==> flow/design.v <==
module C2(d00, d01, d10, d11, a1, b1, a0, b0, out);
	input d00, d01, d10, d11, a1, b1, a0, b0;
	output out;
	wire s1, s0;
	assign s1 = a1 || b1;
	assign s0 = a0 && b0;
	assign out = {s1, s0} == 2'b00 ? d00:
	     	{s1, s0} == 2'b01 ? d01:
	     	{s1, s0} == 2'b10 ? d10: d11;
endmodule
module Not(x, nx);
input x;
output nx;
C2 myc2(1'b1, 1'b1, 1'b1, 1'b0, x, x, x, x, nx);
endmodule
module Xor(a, b, c, out);
input a, b, c;
output out;
wire nc;
Not mynot(c, nc);
C2 myc2(c, nc, nc, c, a, b, a, b, out);
endmodule
module Co(a, b, c, out);
input a, b, c;
output out;
C2 myc2(1'b0, c, c, 1'b1, a, b, a, b, out);
endmodule
module FA(a, b, ci, co, res);
input a, b, ci;
output co, res;
Xor myxor(a, b, ci, res);
Co myco(a, b, ci, co);
endmodule
module And1bit(a, b, res);
input a, b;
output res;
C2 myc2(1'b0, 1'b0, 1'b0, 1'b1, a, b, a, b, res);
endmodule
module And5bit(a, b, res);
input [4:0] a, b;
output [4:0] res;
C2 myc21(1'b0, 1'b0, 1'b0, 1'b1, a[4], b[4], a[4], b[4], res[4]);
C2 myc22(1'b0, 1'b0, 1'b0, 1'b1, a[3], b[3], a[3], b[3], res[3]);
C2 myc23(1'b0, 1'b0, 1'b0, 1'b1, a[2], b[2], a[2], b[2], res[2]);
C2 myc24(1'b0, 1'b0, 1'b0, 1'b1, a[1], b[1], a[1], b[1], res[1]);
C2 myc25(1'b0, 1'b0, 1'b0, 1'b1, a[0], b[0], a[0], b[0], res[0]);
endmodule
module Or1bit(a0, a1, a2, a3, a4, a5, out);
input a0, a1, a2, a3, a4, a5;
output out;
wire w1, w2, w3, w4;
C2 myc21(1'b0, 1'b1, 1'b1, 1'b1, a0, a1, a0, a1, w1);
C2 myc22(1'b0, 1'b1, 1'b1, 1'b1, a2, a3, a2, a3, w2);
C2 myc23(1'b0, 1'b1, 1'b1, 1'b1, a4, a5, a4, a5, w3);
C2 myc24(1'b0, 1'b1, 1'b1, 1'b1, w1, w2, w1, w2, w4);
C2 myc25(1'b0, 1'b1, 1'b1, 1'b1, w4, w3, w4, w3, out);
endmodule
module Adder11(a, b, out);
	input [9:0] a, b;
	output [10:0] out;
	wire [10:0] c;
	FA FA1(a[0], b[0], 1'b0, c[0], out[0]);
	FA FA2(a[1], b[1], c[0], c[1], out[1]);
	FA FA3(a[2], b[2], c[1], c[2], out[2]);
	FA FA4(a[3], b[3], c[2], c[3], out[3]);
	FA FA5(a[4], b[4], c[3], c[4], out[4]);
	FA FA6(a[5], b[5], c[4], c[5], out[5]);
	FA FA7(a[6], b[6], c[5], c[6], out[6]);
	FA FA8(a[7], b[7], c[6], c[7], out[7]);
	FA FA9(a[8], b[8], c[7], c[8], out[8]);
	FA FA10(a[9], b[9], c[8], c[9], out[9]);
	FA FA11(a[9], b[9], c[9], c[10], out[10]);
endmodule	 
module Adder12(a, b, out);
	input [10:0] a, b;
	output [11:0] out;
	wire [11:0] c;
	FA FA1(a[0], b[0], 1'b0, c[0], out[0]);
	FA FA2(a[1], b[1], c[0], c[1], out[1]);
	FA FA3(a[2], b[2], c[1], c[2], out[2]);
	FA FA4(a[3], b[3], c[2], c[3], out[3]);
	FA FA5(a[4], b[4], c[3], c[4], out[4]);
	FA FA6(a[5], b[5], c[4], c[5], out[5]);
	FA FA7(a[6], b[6], c[5], c[6], out[6]);
	FA FA8(a[7], b[7], c[6], c[7], out[7]);
	FA FA9(a[8], b[8], c[7], c[8], out[8]);
	FA FA10(a[9], b[9], c[8], c[9], out[9]);
	FA FA11(a[10], b[10], c[9], c[10], out[10]); 
	FA FA12(a[10], b[10], c[10], c[11], out[11]);
endmodule	 
module Abs #(parameter N = 5) (a, signbit, out);
    input[N-1:0] a;
    input signbit;
    output[N-1:0] out;
    wire [10:0] tmpout;
    wire[N-1:0] not_a;
    wire co;
    genvar i;
    generate
        for (i = 0; i < N; i = i + 1) begin
            Xor xor_ins(a[i], signbit, 1'b0, not_a[i]);
        end
    endgenerate
   Adder11 adder1 ({{(10-N){1'b0}}, not_a}, {{9{1'b0}}, signbit}, tmpout);
   assign out = tmpout[N-1:0];
endmodule
module Cell(input xn, am, Sin, Cin, output Cout, Sout);
  wire t;
  And1bit myand1(xn, am, t);
  wire xortmp;
  Xor myxor(t, Sin, Cin, Sout);
  Xor myxor3(Sin, Cin, 1'b0, t1);
  And1bit myand2(t, t1, t2);
  And1bit myand3(Cin, Sin, t3);
  Or1bit myor1(t2, t3, 1'b0, 1'b0, 1'b0, 1'b0, Cout);
endmodule
module Multiplier(a_2, x_2, out);
  parameter m = 5;
  parameter n = 5;
  output [m+n-1:0] out;
  wire [m+n-1:0] product;
  input [m-1:0] a_2;
  input [n-1:0] x_2;
  wire [m-1:0] a;
  wire [n-1:0] x;
  Abs #(m) a1(a_2, a_2[m - 1], a);
  Abs #(m) a2(x_2, x_2[m - 1], x);
  wire c_partial[m*n:0] ;
  wire s_partial[m*n:0] ;
  genvar i;
  generate
    for(i=0; i<m; i=i+1)
    begin
      Cell mycell(x[0], a[i], 1'b0, 1'b0, c_partial[i], s_partial[i]);
    end
  endgenerate
  genvar j, k;
  generate
    for(k=0; k<n-1; k=k+1)
    begin
      for(j=0; j<m-1; j=j+1)
      begin
  	 Cell mycell2(x[k + 1], a[j], s_partial[m*(k + 1) + j - m + 1], c_partial[m*(k+1)+j-m], c_partial[m*(k+1)+j], s_partial[m*(k+1)+j]);
      end
    end
  endgenerate
  genvar z;
  generate
    for(z=0; z<n-1; z=z+1)
    begin
      Cell c_middle_last_col(x[z+1], a[+(m-1)], 1'b0, c_partial[m*(z+1)+(m-1)-m], c_partial[m*(z+1)+(m-1)], s_partial[m*(z+1)+(m-1)]);
    end
  endgenerate
  wire c_last_partial[m-1:0] ;
  wire s_last_partial[m-2:0] ;
  assign c_last_partial[0] = 1'b0;
  genvar l;
  generate
    for(l=0; l<m-1; l=l+1)
    begin
      FA c_last(c_partial[(n-1)*m+l], s_partial[(n-1)*m+l+1], c_last_partial[l], c_last_partial[l+1], s_last_partial[l]);
    end
  endgenerate
  generate
    for(i=0; i<n; i=i+1)
    begin
      assign product[i] = s_partial[m*i];
    end
  endgenerate
  generate
    for(i=n; i<n+m-1; i=i+1)
    begin
      assign product[i] = s_last_partial[i-n];
    end
  endgenerate
  assign product[m+n-1] = c_last_partial[m-2];
  wire signbit_res;
  Xor xor1(a_2[m-1], x_2[n-1], 1'b0, signbit_res);
  Abs #(m+n) newAbs(product, signbit_res, out);
endmodule
module Mux2to1(a, b, sel, c);
	input [4:0] a, b;
	input sel;
	output [4:0] c;
	C2 myc2(a[0], a[0], b[0], b[0], sel, sel, sel, sel, c[0]); 
	C2 myc21(a[1], a[1], b[1], b[1], sel, sel, sel, sel, c[1]);
	C2 myc22(a[2], a[2], b[2], b[2], sel, sel, sel, sel, c[2]);
	C2 myc23(a[3], a[3], b[3], b[3], sel, sel, sel, sel, c[3]);
	C2 myc24(a[4], a[4], b[4], b[4], sel, sel, sel, sel, c[4]);
endmodule    
module iszer(A, out);
input [4:0] A;
output out;
Or1bit myOr1(A[4], A[3], A[2], A[1], A[0], 1'b0, out);
endmodule
module reg5bit(a, en, clk, rst, out);
input clk, rst, en;
input [4:0] a;
output [4:0] out;
wire b4, b3, b2, b1, b0;
S2 reg4(out[4], a[4], 1'b0, 1'b0, 1'b0, 1'b0, en, en, rst, clk, b4);
S2 reg3(out[3], a[3], 1'b0, 1'b0, 1'b0, 1'b0, en, en, rst, clk, b3);
S2 reg2(out[2], a[2], 1'b0, 1'b0, 1'b0, 1'b0, en, en, rst, clk, b2);
S2 reg1(out[1], a[1], 1'b0, 1'b0, 1'b0, 1'b0, en, en, rst, clk, b1);
S2 reg0(out[0], a[0], 1'b0, 1'b0, 1'b0, 1'b0, en, en, rst, clk, b0);
assign out = {b4, b3, b2, b1, b0};
endmodule
module reg10bit(A, clk, rst, out);
input clk, rst;
input [9:0] A;
output [9:0] out;
wire b9, b8, b7, b6, b5, b4, b3, b2, b1, b0;
S2 reg9(A[9], 1'b0, 1'b0, 1'b0, 1'b0, 1'b0, 1'b0, 1'b0, rst, clk, b9);
S2 reg8(A[8], 1'b0, 1'b0, 1'b0, 1'b0, 1'b0, 1'b0, 1'b0,  rst, clk, b8);
S2 reg7(A[7], 1'b0, 1'b0, 1'b0, 1'b0, 1'b0, 1'b0, 1'b0,  rst, clk, b7);
S2 reg6(A[6], 1'b0, 1'b0, 1'b0, 1'b0, 1'b0, 1'b0, 1'b0,  rst, clk, b6);
S2 reg5(A[5], 1'b0, 1'b0, 1'b0, 1'b0, 1'b0, 1'b0, 1'b0, rst, clk, b5);
S2 reg4(A[4], 1'b0, 1'b0, 1'b0, 1'b0, 1'b0, 1'b0, 1'b0,  rst, clk, b4);
S2 reg3(A[3], 01'b0, 1'b0, 1'b0, 1'b0, 1'b0, 1'b0, 1'b0,  rst, clk, b3);
S2 reg2(A[2], 1'b0, 1'b0, 1'b0, 1'b0, 1'b0, 1'b0, 1'b0,  rst, clk, b2);
S2 reg1(A[1], 01'b0, 1'b0, 1'b0, 1'b0, 1'b0, 1'b0, 1'b0,  rst, clk, b1);
S2 reg0(A[0], 01'b0, 1'b0, 1'b0, 1'b0, 1'b0, 1'b0, 1'b0,  rst, clk, b0);
assign out = {b9, b8, b7, b6, b5, b4, b3, b2, b1, b0};
endmodule
module S2(d00, d01, d10, d11, a1, b1, a0, b0, clr, clk, out);
input d00, d01, d10, d11, a1, b1, a0, b0, clr, clk;
output reg out;
wire s1, s0, d;
assign s1 = a1 || b1;
assign s0 = a0 && b0;
assign d = {s1, s0} == 2'b00 ? d00 :
	   {s1, s0} == 2'b01 ? d01 :
	   {s1, s0} == 2'b10 ? d10 : d11;
always@(posedge clk) begin
	if (clr) out <= 1'b0;
	else out <= d;
end
endmodule
module Actfun(A, out);
input [11:0] A;
output [4:0] out;
wire lb;
wire[11:0] B;
assign lb = A[11];
C2 c0(A[11], 1'b0, 1'b0, 1'b0, lb, lb, lb, lb, B[11]);
C2 c1(A[10], 1'b0, 1'b0, 1'b0, lb, lb, lb, lb, B[10]);
C2 c2(A[9], 1'b0, 1'b0, 1'b0, lb, lb, lb, lb, B[9]);
C2 c3(A[8], 1'b0, 1'b0, 1'b0, lb, lb, lb, lb, B[8]);
C2 c4(A[7], 1'b0, 1'b0, 1'b0, lb, lb, lb, lb, B[7]);
C2 c5(A[6], 1'b0, 1'b0, 1'b0, lb, lb, lb, lb, B[6]);
C2 c6(A[5], 1'b0, 1'b0, 1'b0, lb, lb, lb, lb, B[5]);
C2 c7(A[4], 1'b0, 1'b0, 1'b0, lb, lb, lb, lb, B[4]);
C2 c8(A[3], 1'b0, 1'b0, 1'b0, lb, lb, lb, lb, B[3]);
C2 c9(A[2], 1'b0, 1'b0, 1'b0, lb, lb, lb, lb, B[2]);
C2 c10(A[1], 1'b0, 1'b0, 1'b0, lb, lb, lb, lb, B[1]);
C2 c11(A[0], 1'b0, 1'b0, 1'b0, lb, lb, lb, lb, B[0]);
assign out = {B[11], B[6:3]};
endmodule
module PU(x1, w1, x2, w2, x3, w3, x4, w4, clk, rst, out);
input [4:0] x1, x2, x3, x4, w1, w2, w3, w4;
input clk, rst;
output [4:0] out;
wire [9:0] mres1, mres2, mres3, mres4, mreg1, mreg2, mreg3, mreg4;
wire [10:0] addres1, addres2;
wire [11:0] addres3;
Multiplier mul1(x1, w1, mres1);
Multiplier mul2(x2, w2, mres2);
Multiplier mul3(x3, w3, mres3);
Multiplier mul4(x4, w4, mres4);
reg10bit reg1(mres1, clk, rst, mreg1);
reg10bit reg2(mres2, clk, rst, mreg2);
reg10bit reg3(mres3, clk, rst, mreg3);
reg10bit reg4(mres4, clk, rst, mreg4);
Adder11 add1(mreg1, mreg2, addres1);
Adder11 add2(mreg3, mreg4, addres2);
Adder12 add3(addres1, addres2, addres3);
Actfun myfun(addres3, out);
endmodule
module DataPath(clk, rst, ix1, ix2, ix3, ix4, ieps, wen, wene, sel, zer, out);
input clk, rst, wen, wene, sel;
input [4:0] ix1, ix2, ix3, ix4, ieps;
output zer;
output [4:0] out;
wire [4:0] xp1, xp2, xp3, xp4, w1, w2, w3, w4, x1, x2, x3, x4, eps, initx1, initx2, initx3, initx4;
wire zx1, zx2, zx3, zx4, nsel;
Mux2to1 mux1(ix1, xp1, sel, w1);
Mux2to1 mux2(ix2, xp2, sel, w2);
Mux2to1 mux3(ix3, xp3, sel, w3);
Mux2to1 mux4(ix4, xp4, sel, w4);
Not Not1(sel, nsel);
reg5bit my_x1(w1, wen, clk, rst, x1);
reg5bit my_x2(w2, wen, clk, rst, x2);
reg5bit my_x3(w3, wen, clk, rst, x3);
reg5bit my_x4(w4, wen, clk, rst, x4);
reg5bit my_ix1(ix1, nsel, clk, rst, initx1);
reg5bit my_ix2(ix2, nsel, clk, rst, initx2);
reg5bit my_ix3(ix3, nsel, clk, rst, initx3);
reg5bit my_ix4(ix4, nsel, clk, rst, initx4);
reg5bit my_eps(ieps, wene, clk, rst, eps);
wire [4:0] one2c = 4'b01000;
PU PU1(x1, one2c, x2, eps, x3, eps, x4, eps, clk, rst, xp1);
PU PU2(x1, eps, x2, one2c, x3, eps, x4, eps, clk, rst, xp2);
PU PU3(x1, eps, x2, eps, x3, one2c, x4, eps, clk, rst, xp3);
PU PU4(x1, eps, x2, eps, x3, eps, x4, one2c, clk, rst, xp4);
iszer zerx1(x1, zx1);
iszer zerx2(x2, zx2);
iszer zerx3(x3, zx3);
iszer zerx4(x4, zx4);
wire [4:0] resx1, resx2, resx3, resx4;
And5bit myand1({5{zx1}}, initx1, resx1);
And5bit myand2({5{zx2}}, initx2, resx2);
And5bit myand3({5{zx3}}, initx3, resx3);
And5bit myand4({5{zx4}}, initx4, resx4);
Or1bit myor1(resx1[0], resx2[0], resx3[0], resx4[0], 1'b0, 1'b0, out[0]);
Or1bit myor2(resx1[1], resx2[1], resx3[1], resx4[1], 1'b0, 1'b0, out[1]);
Or1bit myor3(resx1[2], resx2[2], resx3[2], resx4[2], 1'b0, 1'b0, out[2]);
Or1bit myor4(resx1[3], resx2[3], resx3[3], resx4[3], 1'b0, 1'b0, out[3]);
Or1bit myor5(resx1[4], resx2[4], resx3[4], resx4[4], 1'b0, 1'b0, out[4]);
wire rega1, rega2, rega3, rega4, rega5, rega6;
And1bit myand5(zx1, zx2, rega1);
And1bit myand6(zx1, zx3, rega2);
And1bit myand7(zx1, zx4, rega3);
And1bit myand8(zx2, zx3, rega4);
And1bit myand9(zx2, zx4, rega5);
And1bit myand10(zx3, zx4, rega6);
Or1bit mynewor(rega1, rega2, rega3, rega4, rega5, rega6, zer);
endmodule
module controller(clk, rst, start, zer, wen, wenep, sel, done);
	input clk, rst, start, zer;
	output wen, wenep, sel, done;
	wire Q1, Q2, Q3, Q21, Q22, Q23, Q31, Q32, wen2;
	S2 newQ1(1'b0, 1'b1, 1'b0, 1'b0, Q1, zer, Q2, Q3, rst, clk, Q1);
	C2 newQ21(1'b0, 1'b0, 1'b1, 1'b0, Q2, Q2, Q3, Q3, Q21);
	C2 newQ22(1'b0, 1'b0, 1'b0, 1'b1, Q2, Q2, zer, zer, Q22);
	C2 newQ23(1'b0, 1'b1, 1'b0, 1'b0, Q2, start, Q3, Q3, Q23);
	S2 newQ2(Q23, Q23, 1'b1, 1'b1, Q21, Q22, 1'b1, 1'b1, rst, clk, Q2);
	C2 newQ31(1'b0, 1'b0, 1'b1, 1'b0, Q2, Q2, Q3, Q3, Q31);
	C2 newQ32(1'b0, 1'b1, 1'b0, 1'b0, Q1, Q2, start, start, Q32);
	S2 newQ3(1'b0, 1'b0, 1'b1, 1'b1, Q31, Q32, 1'b1, 1'b1, rst, clk, Q3);
	C2 newwen1(1'b0, 1'b1, 1'b0, 1'b0, Q1, Q2, Q3, Q3, wenep);
	C2 newwen2(1'b0, 1'b1, 1'b0, 1'b0, Q1, Q1, Q2, Q3, sel);
	C2 newwen(1'b0, 1'b0, 1'b1, 1'b1, wenep, sel, 1'b1, 1'b1, wen);
	C2 newdone(1'b0, 1'b1, 1'b0, 1'b0, Q2, Q3, Q1, Q1, done);
endmodule
module maxfinder(clk, rst, start, x1, x2, x3, x4, eps, done, result);
input clk, start, rst;
input [4:0] x1, x2, x3, x4, eps;
output done;
output [4:0] result;
wire wen, wenep, sel, zer;
DataPath datapath(clk, rst, x1, x2, x3, x4, eps, wen, wenep, sel, zer, result);
controller con(clk, rst, start, zer, wen, wenep, sel, done);
endmodule
From RTL to reports: maxfinder. The steps from the RTL of maxfinder to its reports follow in flow order. Line numbers count from 1 in the design file above. Operators carry their Yosys type and port widths (W data, S select, Z words). A cell with n/a has no value.

Design top: maxfinder. Clock input: clk. Library: sky130hd. Timing corner: tt_025C_1v80.

Elaborated design. Yosys after proc, flatten, opt, wreduce and memory -nomap, before mapping. Memory bits, and registers merged into a memory's read port (data or address), are not among the register bits. Print and check cells are not counted.

The entry for equality and inequality tests reads 2308. For muxes and demuxes the number is 5711. Under reduce/logical cells stands 3964.

Operators by type and width (number): $mux W1 (5711); $logic_not A2 Y1 (2004); $eq A2 B1 Y1 const B (1157); $eq A2 B2 Y1 const B (1151); $logic_or A1 B1 Y1 (978); $logic_and A1 B1 Y1 (972); $reduce_or A2 Y1 (10).

Under register bits after elaboration stands 128. For output and inout bits the number is 6.

Depth. Longest topological path by Yosys (ltp), each cell counted once; first at word level (registers and memories cut), then after technology mapping (sequential cells cut; the memories' decode and read muxes count).

For depth after elaboration the number is 125. For ABC_AREA the number is 0. The entry for mapped depth reads 31. For mapped depth without buffers the number is 31.

Mapped cells and area. The flow's flattened synthesis, as Yosys stat reports it; memories are mapped. The netlist is that of the ABC_AREA named above (0 if unset); the other value can give another one.

Cell types: sky130_fd_sc_hd__ha_1 (number 234, area in all 2.93E+03 um^2); sky130_fd_sc_hd__dfxtp_1 (number 116, area in all 2.32E+03 um^2); sky130_fd_sc_hd__fa_1 (number 114, area in all 2.28E+03 um^2); sky130_fd_sc_hd__inv_1 (number 228, area in all 855.821 um^2); sky130_fd_sc_hd__and2_1 (number 71, area in all 444.176 um^2); sky130_fd_sc_hd__nand2_1 (number 114, area in all 427.91 um^2); sky130_fd_sc_hd__a21oi_1 (number 76, area in all 380.365 um^2); sky130_fd_sc_hd__xnor2_1 (number 41, area in all 359.094 um^2); sky130_fd_sc_hd__nor2b_1 (number 57, area in all 356.592 um^2); sky130_fd_sc_hd__xor2_1 (number 34, area in all 297.786 um^2); sky130_fd_sc_hd__nor2_1 (number 55, area in all 206.448 um^2); sky130_fd_sc_hd__clkbuf_1 (number 37, area in all 138.883 um^2); sky130_fd_sc_hd__o21ai_0 (number 23, area in all 115.11 um^2); sky130_fd_sc_hd__a211oi_1 (number 12, area in all 90.086 um^2); sky130_fd_sc_hd__a22oi_1 (number 11, area in all 82.579 um^2); sky130_fd_sc_hd__a222oi_1 (number 8, area in all 80.077 um^2); sky130_fd_sc_hd__nor3_1 (number 15, area in all 75.072 um^2); sky130_fd_sc_hd__a21o_1 (number 9, area in all 67.565 um^2).

Other cell types: 51; their cells: 129.

Cell count: 1384. The figure for cell area after synthesis is 12532.0 um^2. Sequential part of the area: 2322.2 um^2. The entry for flip-flops reads 116. The entry for buffer cells reads 47.

By module: a second synthesis without flattening, with its own total; a netlist apart from the flattened one above.

The entry for cells (unflattened synthesis) reads 33578. Under area (unflattened synthesis) stands 282229.4 um^2.

Each row is one instance without its submodules.

By module: C2 (times used 7782, cells 3, area 30.0 um^2); Not (times used 1865, cells 2, area 7.5 um^2); S2 (times used 208, cells 5, area 63.8 um^2); And1bit (times used 1206, cells 2, area 7.5 um^2); Co (times used 728, cells 2, area 7.5 um^2); Or1bit (times used 410, cells 2, area 7.5 um^2); Cell (times used 400, cells 1, area 3.8 um^2); reg10bit (times used 16, cells 11, area 78.8 um^2); reg5bit (times used 9, cells 6, area 41.3 um^2); Adder11 (times used 56, cells 1, area 3.8 um^2); Abs (N=5) (times used 32, cells 1, area 3.8 um^2); Abs (N=10) (times used 16, cells 1, area 3.8 um^2); Multiplier (times used 16, cells 1, area 3.8 um^2); And5bit (times used 4, cells 2, area 7.5 um^2).

Modules not listed: 10.

Path before layout. Path of least setup slack by OpenSTA after synthesis, without wires, with an ideal clock, recovery checks aside; 20% of the period is set as input and as output delay. Where synthesis merged equal registers, the netlist keeps one of their names.

Path kind: register to register. Start point: register (no name shown). End point: register datapath.my_x1.reg1.out. Under period stands 9.0 ns. Under setup time stands 0.100 ns. The entry for launch time at the first pin reads 0.000 ns. The figure for data arrival time is 5.812 ns. The entry for slack reads 3.088 ns. The figure for delay of the path is 5.912 ns. The entry for stages reads 25. The figure for path buffers is 0. Period reached after synthesis: 5.912 ns.

"delay of the path" is the arrival time less input delay plus setup time. "stages": output pins that drive a net of the path, with the launching flip-flop's if there is one; two outputs of one cell count as two. "period reached after synthesis" = period - worst setup slack (recovery checks aside). The figure is calculated, with input and output delays left at 20% of the set period. The rows between start and end are the longest chain of elaborated cells between them; the timing report does not say that the signal goes this way. Where chains are equally long, one stands for them. Each line given opens the expression or statement behind the cell; cells for indexed reads and writes are added by Yosys, which also makes memories of some case tables.

Cells stage by stage: sky130_fd_sc_hd__dfxtp_1 -> sky130_fd_sc_hd__inv_1 -> sky130_fd_sc_hd__ha_1 -> sky130_fd_sc_hd__ha_1 -> sky130_fd_sc_hd__a211oi_1 -> sky130_fd_sc_hd__fa_1 -> sky130_fd_sc_hd__inv_1 -> sky130_fd_sc_hd__fa_1 -> sky130_fd_sc_hd__fa_1 -> sky130_fd_sc_hd__fa_1 -> sky130_fd_sc_hd__fa_1 -> sky130_fd_sc_hd__inv_1 -> sky130_fd_sc_hd__fa_1 -> sky130_fd_sc_hd__fa_1 -> sky130_fd_sc_hd__inv_1 -> sky130_fd_sc_hd__ha_1 -> sky130_fd_sc_hd__a21boi_0 -> sky130_fd_sc_hd__o31a_1 -> sky130_fd_sc_hd__ha_1 -> sky130_fd_sc_hd__a21oi_1 -> sky130_fd_sc_hd__o21ai_0 -> sky130_fd_sc_hd__a21oi_1 -> sky130_fd_sc_hd__nor2_1 -> sky130_fd_sc_hd__a211o_1 -> sky130_fd_sc_hd__a2111oi_4. The entry for length of the longest elaborated chain reads 54. The entry for elaborated cells between the ends (all ways) reads 220. Under RTL lines with such cells stands 7. Those cells by class: 44 x eq/ne; 131 x mux; 45 x reduce/logical.

RTL lines, path post-synthesis: $logic_and A1 B1 Y1 (line 6) `assign s0 = a0 && b0;`; $eq A2 B2 Y1 (line 9) `{s1, s0} == 2'b10 ? d10: d11;`; $mux W1 (line 9); $mux W1 (line 8) `{s1, s0} == 2'b01 ? d01:`; $mux W1 (line 7) `assign out = {s1, s0} == 2'b00 ? d00:`; $eq A2 B2 Y1 (line 9); $mux W1 (line 9); [... 40 more ...]; $mux W1 (line 7); $logic_not A2 Y1 (line 7); $mux W1 (line 7); $mux W1 (line 8); $mux W1 (line 7); $mux W1 (line 232) `{s1, s0} == 2'b01 ? d01 :`; $mux W1 (line 231) `assign d = {s1, s0} == 2'b00 ? d00 :`; end: assignment (line 235) `if (clr) out <= 1'b0;`; end: assignment (line 236) `else out <= d;`; end: declaration (line 227) `output reg out;`.

Worst path after layout. From the final timing report of run A: the path of least setup slack in the routed layout; clock arrival at registers is part of the times.

Path kind: register to register. Start point: register (no name shown). End point: register datapath.my_x1.reg1.out. Under period stands 9.0 ns. Under setup time stands 0.10 ns. The entry for launch time at the first pin reads 0.43 ns. The figure for data arrival time is 7.02 ns. The entry for slack reads 2.31 ns. The entry for stages reads 27. The figure for path buffers is 0.

The rows between start and end are the longest chain of elaborated cells between them; the timing report does not say that the signal goes this way. Where chains are equally long, one stands for them.

Cells stage by stage: sky130_fd_sc_hd__dfxtp_1 -> sky130_fd_sc_hd__inv_1 -> sky130_fd_sc_hd__ha_1 -> sky130_fd_sc_hd__ha_1 -> sky130_fd_sc_hd__a211oi_1 -> sky130_fd_sc_hd__fa_1 -> sky130_fd_sc_hd__inv_1 -> sky130_fd_sc_hd__fa_1 -> sky130_fd_sc_hd__fa_1 -> sky130_fd_sc_hd__fa_1 -> sky130_fd_sc_hd__fa_1 -> sky130_fd_sc_hd__inv_1 -> sky130_fd_sc_hd__fa_1 -> sky130_fd_sc_hd__fa_1 -> sky130_fd_sc_hd__inv_1 -> sky130_fd_sc_hd__ha_1 -> sky130_fd_sc_hd__a21oi_1 -> sky130_fd_sc_hd__o21ai_0 -> sky130_fd_sc_hd__o31a_1 -> sky130_fd_sc_hd__inv_1 -> sky130_fd_sc_hd__ha_1 -> sky130_fd_sc_hd__a21oi_1 -> sky130_fd_sc_hd__o21ai_0 -> sky130_fd_sc_hd__a21oi_1 -> sky130_fd_sc_hd__nor2_1 -> sky130_fd_sc_hd__a211o_1 -> sky130_fd_sc_hd__a2111oi_4. The entry for length of the longest elaborated chain reads 54. The entry for elaborated cells between the ends (all ways) reads 220. Under RTL lines with such cells stands 7. Those cells by class: 44 x eq/ne; 131 x mux; 45 x reduce/logical.

RTL lines, path after layout: $logic_and A1 B1 Y1 (line 6) `assign s0 = a0 && b0;`; $eq A2 B2 Y1 (line 9) `{s1, s0} == 2'b10 ? d10: d11;`; $mux W1 (line 9); $mux W1 (line 8) `{s1, s0} == 2'b01 ? d01:`; $mux W1 (line 7) `assign out = {s1, s0} == 2'b00 ? d00:`; $eq A2 B2 Y1 (line 9); $mux W1 (line 9); [... 40 more ...]; $mux W1 (line 7); $logic_not A2 Y1 (line 7); $mux W1 (line 7); $mux W1 (line 8); $mux W1 (line 7); $mux W1 (line 232) `{s1, s0} == 2'b01 ? d01 :`; $mux W1 (line 231) `assign d = {s1, s0} == 2'b00 ? d00 :`; end: assignment (line 235) `if (clr) out <= 1'b0;`; end: assignment (line 236) `else out <= d;`; end: declaration (line 227) `output reg out;`.

## Implementation results

Settings and measured results of 4 stored flow runs for module maxfinder (sky130hd), not sorted in any way. The constraints put input and output delay at 20% of the set period each and load the outputs with 0.01 pF. By "period reached" is meant the clock period of the run minus its worst setup slack. This is arithmetic on one report: input and output delays are still those of the set period (20% each). "allowed time less slack (worst setup path)" = time allowed to the worst setup path (clock period - input delay - output delay, where it has them) - its slack; a late launch clock adds to it, a late capture clock takes from it. "total power after layout" rests on the timing tool's default activity at the inputs, not on a simulated workload.

Files of run A:
==> flow/run.sh <==
#!/bin/bash
# the make line also repeats the synthesis and layout settings of config.mk as NAME=value (left out here)
make -C /OpenROAD-flow-scripts/flow DESIGN_CONFIG=/design/flow/config.mk WORK_HOME=/design/flow/orfs CLKGATE_MAP_FILE= finish
==> flow/config.mk <==
export PLATFORM = sky130hd
export DESIGN_NAME = maxfinder
export DESIGN_NICKNAME = maxfinder
export VERILOG_FILES = /design/flow/design.v
export SDC_FILE = /design/flow/constraint.sdc
export NUM_CORES = 4
export LEC_CHECK = 0
export CAP_MARGIN = 10
export CORE_MARGIN = 9
export CORE_UTILIZATION = 15
export CTS_CLUSTER_DIAMETER = 95
export CTS_CLUSTER_SIZE = 11
export GPL_TIMING_DRIVEN = 0
export MIN_ROUTING_LAYER = met1
export SLEW_MARGIN = 10
==> flow/constraint.sdc <==
create_clock -name core_clock -period 9.0 [get_ports {clk}]
set_input_delay 1.8000 -clock core_clock [delete_from_list [all_inputs] [get_ports {clk}]]
set_output_delay 1.8000 -clock core_clock [all_outputs]
set_load 0.01 [all_outputs]

Results of run A. The standard-cell area after routing is 14826.7 um^2. The worst setup slack after layout stands at 2.307 ns. The final worst hold slack comes to 0.452 ns. The post-route utilization is 18.0%. The setup total negative slack is 0.000 ns. The measured area of the synthesized netlist is 12532.0 um^2. The die footprint is 94276.6 um^2. For the total power after layout the run shows 2.649 mW. The period reached stands at 6.693 ns. The allowed time less slack (worst setup path) is 6.69 ns. Type of the worst setup path: register to register.

Files of run B:
==> flow/run.sh <==
#!/bin/bash
# the make line also repeats the synthesis and layout settings of config.mk as NAME=value (left out here)
make -C /OpenROAD-flow-scripts/flow DESIGN_CONFIG=/design/flow/config.mk WORK_HOME=/design/flow/orfs CLKGATE_MAP_FILE= finish
==> flow/config.mk <==
export PLATFORM = sky130hd
export DESIGN_NAME = maxfinder
export DESIGN_NICKNAME = maxfinder
export VERILOG_FILES = /design/flow/design.v
export SDC_FILE = /design/flow/constraint.sdc
export NUM_CORES = 4
export LEC_CHECK = 0
export CAP_MARGIN = 20
export CORE_MARGIN = 2
export CORE_UTILIZATION = 40
export SLEW_MARGIN = 20
==> flow/constraint.sdc <==
create_clock -name core_clock -period 4.19 [get_ports {clk}]
set_input_delay 0.8380 -clock core_clock [delete_from_list [all_inputs] [get_ports {clk}]]
set_output_delay 0.8380 -clock core_clock [all_outputs]
set_load 0.01 [all_outputs]

Results of run B. The standard-cell area after routing is 16708.5 um^2. The worst setup slack after layout stands at -1.458 ns. The final worst hold slack comes to 0.451 ns. The post-route utilization is 54.3%. The setup total negative slack is -26.537 ns. The measured area of the synthesized netlist is 12532.0 um^2. The die footprint is 32761.0 um^2. For the total power after layout the run shows 6.808 mW. The period reached stands at 5.648 ns. The allowed time less slack (worst setup path) is 5.65 ns. Type of the worst setup path: register to register.

Files of run C:
==> flow/run.sh <==
#!/bin/bash
# the make line also repeats the synthesis and layout settings of config.mk as NAME=value (left out here)
make -C /OpenROAD-flow-scripts/flow DESIGN_CONFIG=/design/flow/config.mk WORK_HOME=/design/flow/orfs CLKGATE_MAP_FILE= finish
==> flow/config.mk <==
export PLATFORM = sky130hd
export DESIGN_NAME = maxfinder
export DESIGN_NICKNAME = maxfinder
export VERILOG_FILES = /design/flow/design.v
export SDC_FILE = /design/flow/constraint.sdc
export NUM_CORES = 4
export LEC_CHECK = 0
export CAP_MARGIN = 20
export CELL_PAD_IN_SITES_DETAIL_PLACEMENT = 1
export CORE_ASPECT_RATIO = 1.99
export CORE_MARGIN = 4
export CORE_UTILIZATION = 40
export CTS_CLUSTER_DIAMETER = 23
export GPL_ROUTABILITY_DRIVEN = 1
export MAX_ROUTING_LAYER = met4
export MIN_ROUTING_LAYER = met1
export SETUP_SLACK_MARGIN = 2.31
export SLEW_MARGIN = 20
export TNS_END_PERCENT = 20
==> flow/constraint.sdc <==
create_clock -name core_clock -period 9.0 [get_ports {clk}]
set_input_delay 1.8000 -clock core_clock [delete_from_list [all_inputs] [get_ports {clk}]]
set_output_delay 1.8000 -clock core_clock [all_outputs]
set_load 0.01 [all_outputs]

Results of run C. The standard-cell area after routing is 13875.8 um^2. The worst setup slack after layout stands at 2.495 ns. The final worst hold slack comes to 0.453 ns. The post-route utilization is 44.8%. The setup total negative slack is 0.000 ns. The measured area of the synthesized netlist is 12532.0 um^2. The die footprint is 34395.8 um^2. For the total power after layout the run shows 2.663 mW. The period reached stands at 6.505 ns. The allowed time less slack (worst setup path) is 6.51 ns. Type of the worst setup path: register to register.

Files of run D:
==> flow/run.sh <==
#!/bin/bash
# the make line also repeats the synthesis and layout settings of config.mk as NAME=value (left out here)
make -C /OpenROAD-flow-scripts/flow DESIGN_CONFIG=/design/flow/config.mk WORK_HOME=/design/flow/orfs CLKGATE_MAP_FILE= finish
==> flow/config.mk <==
export PLATFORM = sky130hd
export DESIGN_NAME = maxfinder
export DESIGN_NICKNAME = maxfinder
export VERILOG_FILES = /design/flow/design.v
export SDC_FILE = /design/flow/constraint.sdc
export NUM_CORES = 4
export LEC_CHECK = 0
export ABC_AREA = 1
export CAP_MARGIN = 25
export CELL_PAD_IN_SITES_DETAIL_PLACEMENT = 2
export CELL_PAD_IN_SITES_GLOBAL_PLACEMENT = 2
export CORE_ASPECT_RATIO = 0.51
export CORE_MARGIN = 9
export CORE_UTILIZATION = 15
export CTS_CLUSTER_DIAMETER = 95
export CTS_CLUSTER_SIZE = 11
export GPL_TIMING_DRIVEN = 0
export MIN_ROUTING_LAYER = met2
export SLEW_MARGIN = 10
==> flow/constraint.sdc <==
create_clock -name core_clock -period 6.48 [get_ports {clk}]
set_input_delay 1.2960 -clock core_clock [delete_from_list [all_inputs] [get_ports {clk}]]
set_output_delay 1.2960 -clock core_clock [all_outputs]
set_load 0.01 [all_outputs]

Results of run D. The standard-cell area after routing is 15178.3 um^2. The worst setup slack after layout stands at 0.212 ns. The final worst hold slack comes to 0.472 ns. The post-route utilization is 18.4%. The setup total negative slack is 0.000 ns. The measured area of the synthesized netlist is 12573.3 um^2. The die footprint is 95165.6 um^2. For the total power after layout the run shows 5.483 mW. The period reached stands at 6.268 ns. The allowed time less slack (worst setup path) is 6.27 ns. Type of the worst setup path: register to register.
